==> flow/design.v <==
`timescale 1ns / 1ps
module EC(
input H0,L0,EC_prev,H1,  
output EC_out,EC_next 
    );
wire w;  
assign w = ~(H0 | L0);
assign EC_next = (w & EC_prev);
assign EC_out = (EC_next & H1);
endmodule
`timescale 1ns / 1ps
module TBC(
input X0,X1,Y0,Y1,  
output H,L  
    );
assign H = ((X0) & (!Y1)) | (X1 & (!Y1)) | (X1 & (!Y0));
assign L = (!X1) & Y1;
endmodule
`timescale 1ns / 1ps
module mux8bit(
input sel,
input [7:0]I1,I0,
output [7:0]Y
    );
assign Y = sel ? I1 : I0;
endmodule
`timescale 1ns / 1ps
module TDS(
input [7:0]P0,P1,P2,
output [7:0]Min,Med,Max
    );
wire [20:0]w;
wire [5:0]EC_next;
wire [8:0]EC_out;
wire [2:0]mux_sel;
wire [7:0]Temp_max,Temp_min_1,Temp_min_2;
TBC TBC_1_MSB_67(.X0(P0[6]),.X1(P0[7]),.Y0(P1[6]),.Y1(P1[7]),.H(w[0]),.L(w[1]));
TBC TBC_1_BITS45(.X0(P0[4]),.X1(P0[5]),.Y0(P1[4]),.Y1(P1[5]),.H(w[2]),.L(w[3]));
TBC TBC_1_BITS23(.X0(P0[2]),.X1(P0[3]),.Y0(P1[2]),.Y1(P1[3]),.H(w[4]),.L(w[5]));
TBC TBC_1_LSB_01(.X0(P0[0]),.X1(P0[1]),.Y0(P1[0]),.Y1(P1[1]),.H(w[6]),.L());
EC EC_1_MSB_45(.H0(w[0]),.L0(w[1]),.EC_prev(1'b1),.H1(w[2]),.EC_next(EC_next[0]),.EC_out(EC_out[0]));
EC EC_1_BITS23(.H0(w[2]),.L0(w[3]),.EC_prev(EC_next[0]),.H1(w[4]),.EC_next(EC_next[1]),.EC_out(EC_out[1]));
EC EC_1_LSB_01(.H0(w[4]),.L0(w[5]),.EC_prev(EC_next[1]),.H1(w[6]),.EC_next(),.EC_out(EC_out[2]));
assign mux_sel[0] = EC_out[0] | EC_out[1] | EC_out[2] | w[0];  
mux8bit m_1_min(.sel(mux_sel[0]),.I1(P1),.I0(P0),.Y(Temp_min_1));
mux8bit m_1_max(.sel(mux_sel[0]),.I1(P0),.I0(P1),.Y(Temp_max));
TBC TBC_2_MSB_67(.X0(Temp_max[6]),.X1(Temp_max[7]),.Y0(P2[6]),.Y1(P2[7]),.H(w[7]),.L(w[8]));
TBC TBC_2_BITS45(.X0(Temp_max[4]),.X1(Temp_max[5]),.Y0(P2[4]),.Y1(P2[5]),.H(w[9]),.L(w[10]));
TBC TBC_2_BITS23(.X0(Temp_max[2]),.X1(Temp_max[3]),.Y0(P2[2]),.Y1(P2[3]),.H(w[11]),.L(w[12]));
TBC TBC_2_LSB_01(.X0(Temp_max[0]),.X1(Temp_max[1]),.Y0(P2[0]),.Y1(P2[1]),.H(w[13]),.L());
EC EC_2_MSB_45(.H0(w[7]),.L0(w[8]),.EC_prev(1'b1),.H1(w[9]),.EC_next(EC_next[2]),.EC_out(EC_out[3]));
EC EC_2_BITS23(.H0(w[9]),.L0(w[10]),.EC_prev(EC_next[2]),.H1(w[11]),.EC_next(EC_next[3]),.EC_out(EC_out[4]));
EC EC_2_LSB_01(.H0(w[11]),.L0(w[12]),.EC_prev(EC_next[3]),.H1(w[13]),.EC_next(),.EC_out(EC_out[5]));
assign mux_sel[1] = EC_out[3] | EC_out[4] | EC_out[5] | w[7];
mux8bit m_2_min(.sel(mux_sel[1]),.I1(P2),.I0(Temp_max),.Y(Temp_min_2));
mux8bit m_2_max(.sel(mux_sel[1]),.I1(Temp_max),.I0(P2),.Y(Max));  
TBC TBC_3_MSB_67(.X0(Temp_min_1[6]),.X1(Temp_min_1[7]),.Y0(Temp_min_2[6]),.Y1(Temp_min_2[7]),.H(w[14]),.L(w[15]));
TBC TBC_3_BITS45(.X0(Temp_min_1[4]),.X1(Temp_min_1[5]),.Y0(Temp_min_2[4]),.Y1(Temp_min_2[5]),.H(w[16]),.L(w[17]));
TBC TBC_3_BITS23(.X0(Temp_min_1[2]),.X1(Temp_min_1[3]),.Y0(Temp_min_2[2]),.Y1(Temp_min_2[3]),.H(w[18]),.L(w[19]));
TBC TBC_3_LSB_01(.X0(Temp_min_1[0]),.X1(Temp_min_1[1]),.Y0(Temp_min_2[0]),.Y1(Temp_min_2[1]),.H(w[20]),.L());
EC EC_3_MSB_45(.H0(w[14]),.L0(w[15]),.EC_prev(1'b1),.H1(w[16]),.EC_next(EC_next[4]),.EC_out(EC_out[6]));
EC EC_3_BITS23(.H0(w[16]),.L0(w[17]),.EC_prev(EC_next[4]),.H1(w[18]),.EC_next(EC_next[5]),.EC_out(EC_out[7]));
EC EC_3_LSB_01(.H0(w[18]),.L0(w[19]),.EC_prev(EC_next[5]),.H1(w[20]),.EC_next(),.EC_out(EC_out[8]));
assign mux_sel[2] = EC_out[6] | EC_out[7] | EC_out[8] | w[14];
mux8bit m_3_min(.sel(mux_sel[2]),.I1(Temp_min_2),.I0(Temp_min_1),.Y(Min));  
mux8bit m_3_max(.sel(mux_sel[2]),.I1(Temp_min_1),.I0(Temp_min_2),.Y(Med));  
endmodule
`timescale 1ns / 1ps
module inexact_filter
# (parameter COUNT= 256) 
(input [7:0] Pixel_in,
input  clk,
output [7:0] Median
);
    reg [7:0]  line_buff1 [COUNT-1:0];
    reg [7:0]  line_buff2 [COUNT-1:0];
    reg [7:0]  R1_Max,R1_Med,R1_Min,R2_Max,R2_Med,R2_Min,Buffer_reg;
    wire [7:0] Min,Max,Med,Last_Max,Last_Med,Last_Min;
    integer i;
    always @(posedge clk)begin
    Buffer_reg <= Pixel_in;
    end
    always @ (posedge clk)
    begin
    line_buff2[COUNT-1] <= Buffer_reg;
    line_buff1[COUNT-1] <= line_buff2[0];
    for ( i=0 ; i<COUNT-1; i=i+1 )
        line_buff2[i] <= line_buff2[i+1];
    for ( i=0 ; i<COUNT-1; i=i+1 )
         line_buff1[i] <= line_buff1[i+1];
    end 
    TDS tds1_1(.P0(line_buff1[0]),.P1(line_buff2[0]),.P2(Buffer_reg),.Min(Min),.Max(Max),.Med(Med));
    always @(posedge clk) begin
    R1_Max <= Max;
    R1_Med <= Med;
    R1_Min <= Min;
    end
    always @(posedge clk) begin
    R2_Max <= R1_Max;
    R2_Med <= R1_Med;
    R2_Min <= R1_Min;
    end
    TDS tds2_1(.P0(Max),.P1(R1_Max),.P2(R2_Max),.Min(Last_Min),.Max(),.Med());
    TDS tds2_2(.P0(Med),.P1(R1_Med),.P2(R2_Med),.Min(),.Max(),.Med(Last_Med));
    TDS tds2_3(.P0(Min),.P1(R1_Min),.P2(R2_Min),.Min(),.Max(Last_Max),.Med());
    TDS tds_f(.P0(Last_Min),.P1(Last_Med),.P2(Last_Max),.Min(),.Max(),.Med(Median));
    endmodule
# Reports on inexact_filter
# Each step is given for the RTL above and for the edited RTL.
# "before" refers to lines of the RTL above, "after" to lines of the edited file.
# "delta": "after" minus "before" as printed here. "rel_change_pct": 100 x difference / "before".
# Cell names lack the library's common part.
# Not given: --
# inputs
design	inexact_filter
clk_port	clk
cell_library	sky130hd
corner	tt_025C_1v80

# Diff
# Unified diff, file above to edited file.
# This change comes from a script, not from a designer. The edited design behaves differently; no optimisation was intended.
# begin of diff
@@ -93,7 +93,7 @@
     always @(posedge clk) begin
     R1_Max <= Max;
-    R1_Med <= Med;
     R1_Min <= Min;
     end
+    always @(*) R1_Med = Med;
     always @(posedge clk) begin
     R2_Max <= R1_Max;
# end of diff

# Word-level counts
# Yosys after proc, flatten, opt, wreduce and memory -nomap, before mapping. Enables and synchronous resets that opt folds into registers are not counted as muxes. Print and check cells are not counted. Equal cells are merged and count once.
# classes
item	before	after	delta	rel_change_pct
mux	20	18	-2	-10.00
logic	518	481	-37	-7.14
reduce_and_logical	154	140	-14	-9.09
# ops
operator	before	after	delta	rel_change_pct
1-bit bitwise AND	280	260	-20	-7.14
1-bit bitwise OR	196	182	-14	-7.14
1-bit logical NOT	154	140	-14	-9.09
1-bit NOT	42	39	-3	-7.14
8-bit 2-to-1 mux	20	18	-2	-10.00
# word_totals
item	before	after	delta	rel_change_pct
ff_bits	4152	4144	-8	-0.19
output_inout_bits	8	8	0	0.00
elab_cells	1211	1157	-54	-4.46

# Depth
# Depth = most cells in a row (Yosys ltp): at word level without a register or memory, in the mapped netlist without a sequential cell, where the memories' decode and read muxes count.
# depth
item	before	after	delta	rel_change_pct
ltp_word	104	93	-11	-10.58
abc_area	0	0	--	--
mapped_depth	33	33	0	0.00
mapped_depth_nobuf	26	27	1	3.85

# Synthesis result
# Source: synth_stat.txt of the flow (Yosys; design flattened, memories mapped). It holds for the ABC_AREA given above (unset counts as 0); a run with the other value may have another netlist.
# synth_totals
item	before	after	delta	rel_change_pct
stdcells	5008	4809	-199	-3.97
area_um2	88590.0	86999.7	-1590.3	-1.80
flip_flops	4152	4136	-16	-0.39
# types
type	before	after	delta	rel_change_pct
dfxtp_1	4152	4136	-16	-0.39
nand3_1	29	13	-16	-55.17
o21ai_0	62	48	-14	-22.58
nor3_1	36	23	-13	-36.11
mux2i_1	40	30	-10	-25.00
clkbuf_1	28	19	-9	-32.14
o22ai_1	16	7	-9	-56.25
nand4_1	11	2	-9	-81.82
nor2_1	81	73	-8	-9.88
a31oi_1	15	7	-8	-53.33
nand2_1	87	80	-7	-8.05
buf_2	14	7	-7	-50.00
inv_1	43	37	-6	-13.95
mux2_2	19	13	-6	-31.58
o21ai_1	12	6	-6	-50.00
nor3b_1	6	1	-5	-83.33
or4_1	5	0	-5	-100.00
o21a_1	10	6	-4	-40.00
# Unchanged cell types not shown: 16.
# The list need not be complete.
# By module: a second synthesis without flattening, with its own total; a netlist apart from the flattened one above.
# hier_totals
item	before	after	delta	rel_change_pct
cells_unflattened	4772	4764	-8	-0.17
hier_area_um2	89444.5	89284.4	-160.1	-0.18
# Rows give one instance, submodules left out.
# by_module_before
module	instances	cells	mod_area_um2
inexact_filter	1	4152	83119.7
mux8bit	30	9	131.4
TBC	60	4	22.5
EC	45	2	20.0
TDS	5	4	26.3
# by_module_after
module	instances	cells	mod_area_um2
inexact_filter	1	4144	82959.6
mux8bit	30	9	131.4
TBC	60	4	22.5
EC	45	2	20.0
TDS	5	4	26.3

# Worst setup path after synthesis
# Source: OpenSTA report_checks on the synthesized netlist (no wires, ideal clock, input and output delay 20% of the period each), path of least setup slack; recovery checks are left aside. Register names are those of the netlist, which keeps one name where synthesis merged equal registers.
# synth_path
item	before	after	delta	rel_change_pct
path_kind	register to output	register to output	--	--
from	register line_buff1[0][4]	register line_buff2[0][5]	--	--
to	output port Median[1]	output port Median[0]	--	--
tclk_ps	11000	11000	0	0.00
launch_ps	0	0	0	--
arrival_time_ps	7173	6712	-461	-6.43
required_ps	8800	8800	0	0.00
setup_slack_ps	1627	2088	461	--
delay_ps	7173	6712	-461	-6.43
driving_pins	30	32	2	6.67
path_buffers	4	6	2	50.00
synth_period_reached_ps	9373	8912	-461	-4.92
# "delay_ps" is the arrival time less input delay plus setup time.
# At an output port there is no setup time.
# "driving_pins": output pins that drive a net of the path, with the launching flip-flop's if there is one; two outputs of one cell count as two.
# "synth_period_reached_ps" is the clock period less the worst setup slack; recovery checks do not enter. This is arithmetic on one report: input and output delays are still those of the set period (20% each).
# Between the ends stands the longest chain of elaborated cells between them, by number of cells; it is not shown to be the way that was timed. Of several equally long chains one is given.
# Each line given opens the expression or statement behind the cell; cells for indexed reads and writes are added by Yosys, which also makes memories of some case tables.
# synth_via_before
path_cell_list	dfxtp_1 -> buf_4 -> a2bb2oi_4 -> and4b_1 -> buf_6 -> o21ai_4 -> mux2i_1 -> a211o_4 -> nand2_4 -> buf_8 -> nor3b_2 -> buf_2 -> nor2_2 -> o221a_1 -> a222oi_1 -> a211oi_2 -> a211oi_4 -> mux2_4 -> a31oi_2 -> mux2_2 -> o21bai_1 -> o221ai_4 -> o31a_1 -> a31oi_4 -> mux2_2 -> o21ai_1 -> o21ai_2 -> a31oi_4 -> mux2i_1 -> a222oi_1
elab_chain_cells	103
cone_cells	601
classes_between	mux: 20; logic: 494; reduce/logical: 87
# synth_rtl_before
item	line_no	source
start, declared	75	reg [7:0]  line_buff1 [COUNT-1:0];
start, assigned	90	line_buff1[i] <= line_buff1[i+1];
1-bit bitwise AND	16	assign H = ((X0) & (!Y1)) | (X1 & (!Y1)) | (X1 & (!Y0));
1-bit bitwise OR (2 in a row)	16
1-bit bitwise OR	7	assign w = ~(H0 | L0);
1-bit NOT	7
1-bit bitwise AND	8	assign EC_next = (w & EC_prev);
1-bit bitwise AND	9	assign EC_out = (EC_next & H1);
1-bit bitwise OR (3 in a row)	44	assign mux_sel[0] = EC_out[0] | EC_out[1] | EC_out[2] | w[0];
(+83 left out)	--
1-bit bitwise OR (2 in a row)	16
1-bit bitwise OR	7
1-bit NOT	7
1-bit bitwise AND	8
1-bit bitwise AND	9
1-bit bitwise OR (3 in a row)	64	assign mux_sel[2] = EC_out[6] | EC_out[7] | EC_out[8] | w[14];
8-bit 2-to-1 mux	25	assign Y = sel ? I1 : I0;
end, declared	73	output [7:0] Median
# synth_via_after
path_cell_list	dfxtp_1 -> buf_4 -> nor2b_1 -> a311oi_1 -> o21a_1 -> buf_6 -> mux2_2 -> and2_1 -> buf_2 -> nor2_2 -> buf_4 -> o211ai_1 -> o2bb2ai_2 -> buf_4 -> mux2i_1 -> nor2_1 -> o311a_1 -> a211oi_1 -> buf_2 -> mux2i_1 -> nand3b_1 -> and2_1 -> o21ai_0 -> nor2_1 -> a2111oi_0 -> o211ai_1 -> a21oi_1 -> o21bai_1 -> mux2_2 -> nand2_2 -> mux2_4 -> a221oi_1
cone_cells	559
classes_between	mux: 18; logic: 459; reduce/logical: 82
# synth_rtl_after
item	line_no	source
start, declared	76	reg [7:0]  line_buff2 [COUNT-1:0];
start, assigned	88	line_buff2[i] <= line_buff2[i+1];
end, declared	73	output [7:0] Median
# after: Chain of elaborated cells between the ends: none given.
# Nets of the timed path that keep an RTL name, with a line that drives or declares them; the list need not be complete.
# synth_nets_after
signal	line_no	source
tds2_3.TBC_1_BITS45.X1	25	assign Y = sel ? I1 : I0;

# Timing after layout
# Path of least setup slack in the final report of the runs of pair 1 (OpenROAD, finished layout, wires in). Where an end is a register, its clock arrival counts in the times.
# The report prints the path's times to 10 ps; the period is as set.
# layout_path
item	before	after	delta	rel_change_pct
path_kind	register to output	register to output	--	--
from	register line_buff1[0][5]	register line_buff1[0][7]	--	--
to	output port Median[4]	output port Median[3]	--	--
tclk_ps	10700	10700	0	0.00
launch_ps	900	920	20	2.22
arrival_time_ps	8430	8220	-210	-2.49
required_ps	8560	8560	0	0.00
setup_slack_ps	130	340	210	--
driving_pins	34	35	1	2.94
path_buffers	8	9	1	12.50
# Between the ends stands the longest chain of elaborated cells between them, by number of cells; it is not shown to be the way that was timed. Of several equally long chains one is given.
# layout_via_before
path_cell_list	dfxtp_4 -> a2bb2oi_4 -> and4b_2 -> o21ai_4 -> buf_12 -> mux2_4 -> a211oi_4 -> nor2_4 -> buf_6 -> buf_12 -> o311a_4 -> o211ai_1 -> a21oi_1 -> or3_4 -> a211o_1 -> o211a_4 -> or4_1 -> nand4_1 -> o22ai_1 -> o32a_1 -> o221ai_4 -> buf_6 -> o2111ai_4 -> a31oi_4 -> buf_6 -> mux2_2 -> o21ai_4 -> o21ai_4 -> a31oi_4 -> buf_6 -> buf_4 -> mux2_2 -> o21ai_2 -> buf_2
elab_chain_cells	103
cone_cells	604
classes_between	mux: 20; logic: 496; reduce/logical: 88
# layout_rtl_before
item	line_no	source
start, declared	75	reg [7:0]  line_buff1 [COUNT-1:0];
start, assigned	90	line_buff1[i] <= line_buff1[i+1];
1-bit bitwise AND	16	assign H = ((X0) & (!Y1)) | (X1 & (!Y1)) | (X1 & (!Y0));
1-bit bitwise OR (2 in a row)	16
1-bit bitwise OR	7	assign w = ~(H0 | L0);
1-bit NOT	7
1-bit bitwise AND	8	assign EC_next = (w & EC_prev);
1-bit bitwise AND	9	assign EC_out = (EC_next & H1);
1-bit bitwise OR (3 in a row)	44	assign mux_sel[0] = EC_out[0] | EC_out[1] | EC_out[2] | w[0];
(+83 left out)	--
1-bit bitwise OR (2 in a row)	16
1-bit bitwise OR	7
1-bit NOT	7
1-bit bitwise AND	8
1-bit bitwise AND	9
1-bit bitwise OR (3 in a row)	64	assign mux_sel[2] = EC_out[6] | EC_out[7] | EC_out[8] | w[14];
8-bit 2-to-1 mux	25	assign Y = sel ? I1 : I0;
end, declared	73	output [7:0] Median
# layout_via_after
path_cell_list	dfxtp_1 -> buf_4 -> o21bai_4 -> nand3_2 -> o21a_4 -> o311a_4 -> a221o_2 -> nor2_4 -> buf_8 -> nor3_1 -> buf_4 -> nor2_1 -> mux2_2 -> a21oi_4 -> buf_4 -> nand2_1 -> o211ai_1 -> o21ai_2 -> buf_4 -> a2111o_1 -> nor4b_4 -> o2111a_2 -> buf_4 -> o31ai_4 -> buf_4 -> nand3_1 -> o211ai_1 -> a21oi_2 -> buf_4 -> o21ba_2 -> o211ai_4 -> nand2_2 -> mux2_4 -> a221o_1 -> dlymetal6s2s_1
elab_chain_cells	92
cone_cells	559
classes_between	mux: 18; logic: 459; reduce/logical: 82
# layout_rtl_after
item	line_no	source
start, declared	75	reg [7:0]  line_buff1 [COUNT-1:0];
start, assigned	90	line_buff1[i] <= line_buff1[i+1];
1-bit bitwise AND	16	assign H = ((X0) & (!Y1)) | (X1 & (!Y1)) | (X1 & (!Y0));
1-bit bitwise OR (2 in a row)	16
1-bit bitwise OR	7	assign w = ~(H0 | L0);
1-bit NOT	7
1-bit bitwise AND	8	assign EC_next = (w & EC_prev);
1-bit bitwise AND	9	assign EC_out = (EC_next & H1);
1-bit bitwise OR (3 in a row)	44	assign mux_sel[0] = EC_out[0] | EC_out[1] | EC_out[2] | w[0];
(+72 left out)	--
1-bit bitwise OR (2 in a row)	16
1-bit bitwise OR	7
1-bit NOT	7
1-bit bitwise AND	8
1-bit bitwise AND	9
1-bit bitwise OR (3 in a row)	64	assign mux_sel[2] = EC_out[6] | EC_out[7] | EC_out[8] | w[14];
8-bit 2-to-1 mux	25	assign Y = sel ? I1 : I0;
end, declared	73	output [7:0] Median

# Measured runs
# Runs of the flow (Yosys, OpenROAD) on both versions; the two runs of a pair have the same settings. The constraints put input and output delay at 20% of the set period each and load the outputs with 0.01 pF.
# settings_pair_1
period_ns	10.7
CAP_MARGIN	20
CORE_MARGIN	2
CORE_UTILIZATION	40
SLEW_MARGIN	20
# results_pair_1
item	before	after	delta	rel_change_pct
synth_chip_area_um2	88590.0	86999.7	-1590.3	-1.80
design.die.area_um2	225255.0	221248.0	-4007.0	-1.78
final_stdcell_area_um2	107393.0	104330.0	-3063.0	-2.85
final_util_pct	48.8	48.1	-0.7	--
setup_ws_ps	126	343	217	--
setup_tns_ps	0	0	0	--
fin_hold_ws_ps	276	272	-4	--
final_power_mw	29.404	29.151	-0.253	-0.86
timing.achieved_period_ps	10574	10357	-217	-2.05
# settings_pair_2
ABC_AREA	1
CORE_UTILIZATION	19
CTS_CLUSTER_DIAMETER	88
GPL_TIMING_DRIVEN	1
PLACE_DENSITY_LB_ADDON	0.02
SETUP_SLACK_MARGIN	0.37
SLEW_MARGIN	30
period_ns	6.31
CAP_MARGIN	20
CORE_MARGIN	2
# results_pair_2
item	before	after	delta	rel_change_pct
synth_chip_area_um2	87168.6	86035.0	-1133.6	-1.30
design.die.area_um2	464217.0	458214.0	-6003.0	-1.29
final_stdcell_area_um2	114627.0	112136.0	-2491.0	-2.17
final_util_pct	25.1	24.8	-0.3	--
setup_ws_ps	-2455	-1662	793	--
setup_tns_ps	-19249	-13015	6234	--
fin_hold_ws_ps	297	292	-5	--
final_power_mw	54.118	53.452	-0.666	-1.23
timing.achieved_period_ps	8765	7972	-793	-9.05
# "timing.achieved_period_ps": clock period set for the run, less the worst setup slack. It is reckoned from that one timing run; input and output delays stay at 20% of the period that was set.
# "final_power_mw" is the tool's figure for a default switching activity; nothing was simulated.
